==> flow/design.v <==
module life16(
    input clk,
    input load,
    input [255:0] data,
    output reg [255:0] q);
reg [3:0] sum;    
always @(posedge clk) begin
    if (load) begin q <= data; end
    else begin
        for (integer count = 0 ; count < 256 ; count++) begin
        if (count == 0) begin
            sum = q[1] + q[15] + q[16] + q[17] + q[31] + q[240] + q[241] +  q[255]; 
        end else if (count == 15) begin
            sum = q[14] + q[16] + q[0] + q[31] + q[240] + q[254] + q[30]  + q[255];
        end else if (count == 240) begin
            sum = q[0] + q[1] + q[15] + q[239] + q[241] + q[224] + q[225] + q[255];
        end else if (count == 255) begin
            sum = q[0] + q[14] +  q[15] + q[224] + q[238] + q[240] + q[239] + q[254];
        end else if (count > 0 && count < 15) begin
            sum = q[count -1] + q[count +1] + q[count +16] + q[count +15] + q[count +17] + q[count + 240] + q[count +239] + q[count +241];
        end else if (count % 16 == 0) begin 
            sum = q[count -1] + q[count +1] + q[count +15] + q[count +16] + q[count +17] + q[count -15] + q[count -16] + q[count +31];
        end else if (count % 16 == 15)  begin
            sum = q[count -1] + q[count +1] + q[count +15] + q[count -15]  + q[count +16] + q[count -16] + q[count -17]  + q[count -31];
        end else if (count > 240 && count < 255) begin
            sum = q[count -1] + q[count +1] + q[count - 15] + q[count - 16] + q[count - 17] + q[count - 240] + q[count - 241] + q[count - 239];
        end else begin
            sum = q[count -1] + q[count +1] + q[count -15] + q[count -16]  + q[count -17] + q[count +15] + q[count +16] + q[count +17];
        end
        if ((sum == 0 || sum == 1) || (sum >= 4)) begin
         	q[count] <= 0;
    	end else if (sum == 3) begin
         	q[count] <= 1;
    	end
    end
    end
end
endmodule
## Tool chain data of life16

The steps from the RTL of life16 to its reports follow in flow order.
Line numbers count from 1 in the design file above.
Operators: Yosys type, input widths -> output width; for muxes data width and select width s.
A cell with n/a has no value.

- Top: life16
- Clock port: clk
- Library: sky130hd
- Corner: tt_025C_1v80

## Word level

Yosys after proc, flatten, opt, wreduce and memory -nomap, before mapping. Memory bits, and registers merged into a memory's read port (data or address), are not among the register bits. Print and check cells are not counted. Equal cells are merged and count once.

- Input port bits: 258
- Register bits: 256
- Output and inout port bits: 256
- Elaborated cells: 4864

- Add/sub/neg operators: 1792
- Magnitude comparators: 256
- Reductions and logical operators: 1024
- Eq/ne operators: 512
- Muxes and demuxes: 1024

Operators by type and width:

| operator | count |
|---|---|
| $add 4x1->4 | 1024 |
| $add 3x1->4 | 256 |
| $eq 4x1->1 const B | 256 |
| $eq 4x2->1 const B | 256 |
| $ge 4x3->1 const B | 256 |
| $logic_not 4->1 | 256 |
| $mux 4 | 256 |
| $add 2x1->3 | 256 |
| $reduce_bool 3->1 | 256 |
| $mux 1 | 768 |
| $add 1x1->2 | 256 |
| $logic_or 1x1->1 | 512 |

## Logic depth

Yosys ltp: most cells in a row. Word level: on the elaborated netlist, between registers, memories and ports. Mapped: between sequential cells and ports; inverters and the memories' decode and read muxes count.

- Word-level depth: 13
- ABC_AREA: 0
- Mapped depth: 11
- Gate-level depth less buffers: 11

## Mapped cells and area

Source: synth_stat.txt of the flow (Yosys; design flattened, memories mapped). It holds for the ABC_AREA given above (unset counts as 0); a run with the other value may have another netlist.
Totals and module areas in this step are rounded.

Cells by type:

| cell | count | area in all (um^2) |
|---|---|---|
| sky130_fd_sc_hd__fa_1 | 1023 | 2.05E+04 |
| sky130_fd_sc_hd__ha_1 | 768 | 9.61E+03 |
| sky130_fd_sc_hd__edfxtp_1 | 256 | 7.69E+03 |
| sky130_fd_sc_hd__inv_1 | 2047 | 7.68E+03 |
| sky130_fd_sc_hd__mux2i_1 | 256 | 2.56E+03 |
| sky130_fd_sc_hd__nor4b_1 | 256 | 2242.15 |
| sky130_fd_sc_hd__nor3b_1 | 250 | 1876.8 |
| sky130_fd_sc_hd__or3_1 | 256 | 1.6E+03 |
| sky130_fd_sc_hd__a21oi_1 | 250 | 1251.2 |
| sky130_fd_sc_hd__nand2_1 | 256 | 960.922 |
| sky130_fd_sc_hd__buf_6 | 45 | 506.736 |
| sky130_fd_sc_hd__buf_4 | 7 | 52.55 |
| sky130_fd_sc_hd__a22oi_1 | 6 | 45.043 |
| sky130_fd_sc_hd__nor2_1 | 6 | 22.522 |
| sky130_fd_sc_hd__clkbuf_1 | 5 | 18.768 |

- Area of sequential cells: 7687 um^2
- Standard cells after synthesis: 5687
- Buffer cells: 57
- Mapped flip-flops: 256
- Synthesis area: 56600 um^2

## Worst setup path after synthesis

Path of least setup slack by OpenSTA after synthesis, without wires, with an ideal clock, recovery checks aside; 20% of the period is set as input and as output delay. Where synthesis merged equal registers, the netlist keeps one of their names.

- Path kind: register -> register
- From: register q[33]
- To: register q[34]
- Setup slack: 1.159 ns
- Required time: 4.746 ns
- Setup time: 0.254 ns
- Buffers on the path: 0
- Launch time at the first pin: 0.000 ns
- Arrival: 3.587 ns
- Stages on the path: 12
- Delay of the path: 3.841 ns
- Period: 5.0 ns
- Synthesis period reached: 3.841 ns

"delay of the path" is the arrival time less input delay plus setup time.
"stages on the path": output pins that drive a net of the path, with the launching flip-flop's if there is one; two outputs of one cell count as two.
"synthesis period reached" = period - worst setup slack (recovery checks aside). The figure is calculated, with input and output delays left at 20% of the set period.
Between the ends stands the longest chain of elaborated cells between them, by number of cells; it is not shown to be the way that was timed. Of several equally long chains one is given.
Each line given opens the expression or statement behind the cell; cells for indexed reads and writes are added by Yosys, which also makes memories of some case tables.
A register here has more assigning lines than the two given.
The path ends at the enable pin of a flip-flop; only ways to that pin are counted.

- Path through: sky130_fd_sc_hd__edfxtp_1 > sky130_fd_sc_hd__inv_1 > sky130_fd_sc_hd__fa_1 > sky130_fd_sc_hd__fa_1 > sky130_fd_sc_hd__fa_1 > sky130_fd_sc_hd__inv_1 > sky130_fd_sc_hd__ha_1 > sky130_fd_sc_hd__inv_1 > sky130_fd_sc_hd__fa_1 > sky130_fd_sc_hd__nor4b_1 > sky130_fd_sc_hd__a22oi_1 > sky130_fd_sc_hd__or3_1
- Length of the longest elaborated chain: 12
- Elaborated cells between the ends (all ways): 15
- RTL lines with such cells: 4
- Those cells by class: 7 x add/sub; 1 x compare; 2 x eq/ne; 1 x mux; 4 x reduce/logical

Ends and longest elaborated chain, after synthesis:

| element | line | text |
|---|---|---|
| start, declared | 5 | `output reg [255:0] q);` |
| start, assigned | 8 | `if (load) begin q <= data; end` |
| start, assigned | 31 | `q[count] <= 0;` |
| $add 1x1->2 | 28 | `sum = q[count -1] + q[count +1] + q[count -15] + q[count -16]  + q[count -17] + q[count +15] + q[count +16] + ...` |
| $add 2x1->3 | 28 |  |
| $add 3x1->4 | 28 |  |
| $add 4x1->4 (4 in a row) | 28 |  |
| $mux 4 | 8 |  |
| $logic_not 4->1 | 30 | `if ((sum == 0 \|\| sum == 1) \|\| (sum >= 4)) begin` |
| $logic_or 1x1->1 (2 in a row) | 30 |  |
| $reduce_bool 3->1 | n/a |  |
| end, assigned | 8 |  |
| end, assigned | 31 |  |
| end, declared | 5 |  |

## Path in the finished layout

Path of least setup slack in the final report of record 1 (OpenROAD, finished layout, wires in). Where an end is a register, its clock arrival counts in the times.

- Path kind: register -> register
- From: register q[125]
- To: register q[141]
- Period: 5.0 ns
- Setup slack: 0.23 ns
- Required time: 5.42 ns
- Launch time at the first pin: 0.66 ns
- Arrival: 5.19 ns
- Setup time: 0.24 ns
- Stages on the path: 12
- Buffers on the path: 0

Between the ends stands the longest chain of elaborated cells between them, by number of cells; it is not shown to be the way that was timed. Of several equally long chains one is given.
A register here has more assigning lines than the two given.
The path ends at the enable pin of a flip-flop; only ways to that pin are counted.

- Path through: sky130_fd_sc_hd__edfxtp_1 > sky130_fd_sc_hd__inv_1 > sky130_fd_sc_hd__fa_1 > sky130_fd_sc_hd__fa_1 > sky130_fd_sc_hd__fa_1 > sky130_fd_sc_hd__inv_1 > sky130_fd_sc_hd__ha_1 > sky130_fd_sc_hd__inv_1 > sky130_fd_sc_hd__fa_1 > sky130_fd_sc_hd__nor4b_1 > sky130_fd_sc_hd__a21oi_1 > sky130_fd_sc_hd__or3_1
- Length of the longest elaborated chain: 10
- Elaborated cells between the ends (all ways): 13
- RTL lines with such cells: 4
- Those cells by class: 5 x add/sub; 1 x compare; 2 x eq/ne; 1 x mux; 4 x reduce/logical

Ends and longest elaborated chain, after layout:

| element | line | text |
|---|---|---|
| start, declared | 5 | `output reg [255:0] q);` |
| start, assigned | 8 | `if (load) begin q <= data; end` |
| start, assigned | 31 | `q[count] <= 0;` |
| $add 3x1->4 | 28 | `sum = q[count -1] + q[count +1] + q[count -15] + q[count -16]  + q[count -17] + q[count +15] + q[count +16] + ...` |
| $add 4x1->4 (4 in a row) | 28 |  |
| $mux 4 | 8 |  |
| $logic_not 4->1 | 30 | `if ((sum == 0 \|\| sum == 1) \|\| (sum >= 4)) begin` |
| $logic_or 1x1->1 (2 in a row) | 30 |  |
| $reduce_bool 3->1 | n/a |  |
| end, assigned | 8 |  |
| end, assigned | 31 |  |
| end, declared | 5 |  |

Stored flow runs of life16 (3 of them; Yosys, OpenROAD, sky130hd). They differ in their settings and are not a sequence. Constraints: input delay and output delay 20% of the set period each, output load 0.01 pF.
"period achieved" is the run's clock period less its worst setup slack. It is reckoned from that one timing run; input and output delays stay at 20% of the period that was set.
By "time on the worst setup path" is meant the share of the clock period that the worst setup path is allowed (20% is reserved at inputs, 20% at outputs), minus its slack. Clock arrival times at its registers enter into it.
Values from the reports are rounded here.

### Record 1

==> flow/run.sh <==
#!/bin/bash
# the make line also repeats the synthesis and layout settings of config.mk as NAME=value (left out here)
make -C /OpenROAD-flow-scripts/flow DESIGN_CONFIG=/design/flow/config.mk WORK_HOME=/design/flow/orfs CLKGATE_MAP_FILE= finish
==> flow/config.mk <==
export PLATFORM = sky130hd
export DESIGN_NAME = life16
export DESIGN_NICKNAME = life16
export VERILOG_FILES = /design/flow/design.v
export SDC_FILE = /design/flow/constraint.sdc
export NUM_CORES = 4
export LEC_CHECK = 0
export CAP_MARGIN = 0
export CELL_PAD_IN_SITES_DETAIL_PLACEMENT = 1
export CORE_MARGIN = 6
export CORE_UTILIZATION = 26
export CTS_CLUSTER_DIAMETER = 334
export GPL_TIMING_DRIVEN = 0
export MAX_ROUTING_LAYER = met4
export MIN_ROUTING_LAYER = met2
export SETUP_SLACK_MARGIN = -0.07
export SLEW_MARGIN = 20
==> flow/constraint.sdc <==
create_clock -name core_clock -period 5.0 [get_ports {clk}]
set_input_delay 1.0000 -clock core_clock [delete_from_list [all_inputs] [get_ports {clk}]]
set_output_delay 1.0000 -clock core_clock [all_outputs]
set_load 0.01 [all_outputs]

Results of record 1:
- Worst setup slack after layout: 0.232 ns
- Utilization after routing: 0.309
- Area inside the die boundary: 229000 um^2
- Area of the standard cells in the finished layout: 66610 um^2
- Cell area after synthesis: 56600 um^2
- Worst hold slack in the final report: 0.737 ns
- Time on the worst setup path: 4.77 ns
- Worst path kind: register -> register
- Period achieved: 4.768 ns

### Record 2

==> flow/run.sh <==
#!/bin/bash
# the make line also repeats the synthesis and layout settings of config.mk as NAME=value (left out here)
make -C /OpenROAD-flow-scripts/flow DESIGN_CONFIG=/design/flow/config.mk WORK_HOME=/design/flow/orfs CLKGATE_MAP_FILE= finish
==> flow/config.mk <==
export PLATFORM = sky130hd
export DESIGN_NAME = life16
export DESIGN_NICKNAME = life16
export VERILOG_FILES = /design/flow/design.v
export SDC_FILE = /design/flow/constraint.sdc
export NUM_CORES = 4
export LEC_CHECK = 0
export CAP_MARGIN = 20
export CELL_PAD_IN_SITES_GLOBAL_PLACEMENT = 0
export CORE_ASPECT_RATIO = 1.7
export CORE_MARGIN = 2
export CORE_UTILIZATION = 55
export CTS_CLUSTER_SIZE = 87
export GPL_ROUTABILITY_DRIVEN = 0
export GPL_TIMING_DRIVEN = 1
export HOLD_SLACK_MARGIN = 0.15
export MAX_ROUTING_LAYER = met4
export SLEW_MARGIN = 0
export TNS_END_PERCENT = 55
==> flow/constraint.sdc <==
create_clock -name core_clock -period 3.63 [get_ports {clk}]
set_input_delay 0.7260 -clock core_clock [delete_from_list [all_inputs] [get_ports {clk}]]
set_output_delay 0.7260 -clock core_clock [all_outputs]
set_load 0.01 [all_outputs]

Results of record 2:
- Worst setup slack after layout: -0.316 ns
- Utilization after routing: 0.748
- Area inside the die boundary: 105600 um^2
- Area of the standard cells in the finished layout: 76450 um^2
- Cell area after synthesis: 56600 um^2
- Worst hold slack in the final report: 0.697 ns
- Time on the worst setup path: 3.95 ns
- Worst path kind: register -> register
- Period achieved: 3.946 ns

### Record 3

==> flow/run.sh <==
#!/bin/bash
# the make line also repeats the synthesis and layout settings of config.mk as NAME=value (left out here)
make -C /OpenROAD-flow-scripts/flow DESIGN_CONFIG=/design/flow/config.mk WORK_HOME=/design/flow/orfs CLKGATE_MAP_FILE= finish
==> flow/config.mk <==
export PLATFORM = sky130hd
export DESIGN_NAME = life16
export DESIGN_NICKNAME = life16
export VERILOG_FILES = /design/flow/design.v
export SDC_FILE = /design/flow/constraint.sdc
export NUM_CORES = 4
export LEC_CHECK = 0
export CAP_MARGIN = 20
export CORE_MARGIN = 2
export CORE_UTILIZATION = 40
export SETUP_SLACK_MARGIN = -0.29
export SLEW_MARGIN = 20
==> flow/constraint.sdc <==
create_clock -name core_clock -period 4.43 [get_ports {clk}]
set_input_delay 0.8860 -clock core_clock [delete_from_list [all_inputs] [get_ports {clk}]]
set_output_delay 0.8860 -clock core_clock [all_outputs]
set_load 0.01 [all_outputs]

Results of record 3:
- Worst setup slack after layout: 0.285 ns
- Utilization after routing: 0.476
- Area inside the die boundary: 144500 um^2
- Area of the standard cells in the finished layout: 67150 um^2
- Cell area after synthesis: 56600 um^2
- Worst hold slack in the final report: 0.736 ns
- Time on the worst setup path: 4.14 ns
- Worst path kind: register -> register
- Period achieved: 4.145 ns
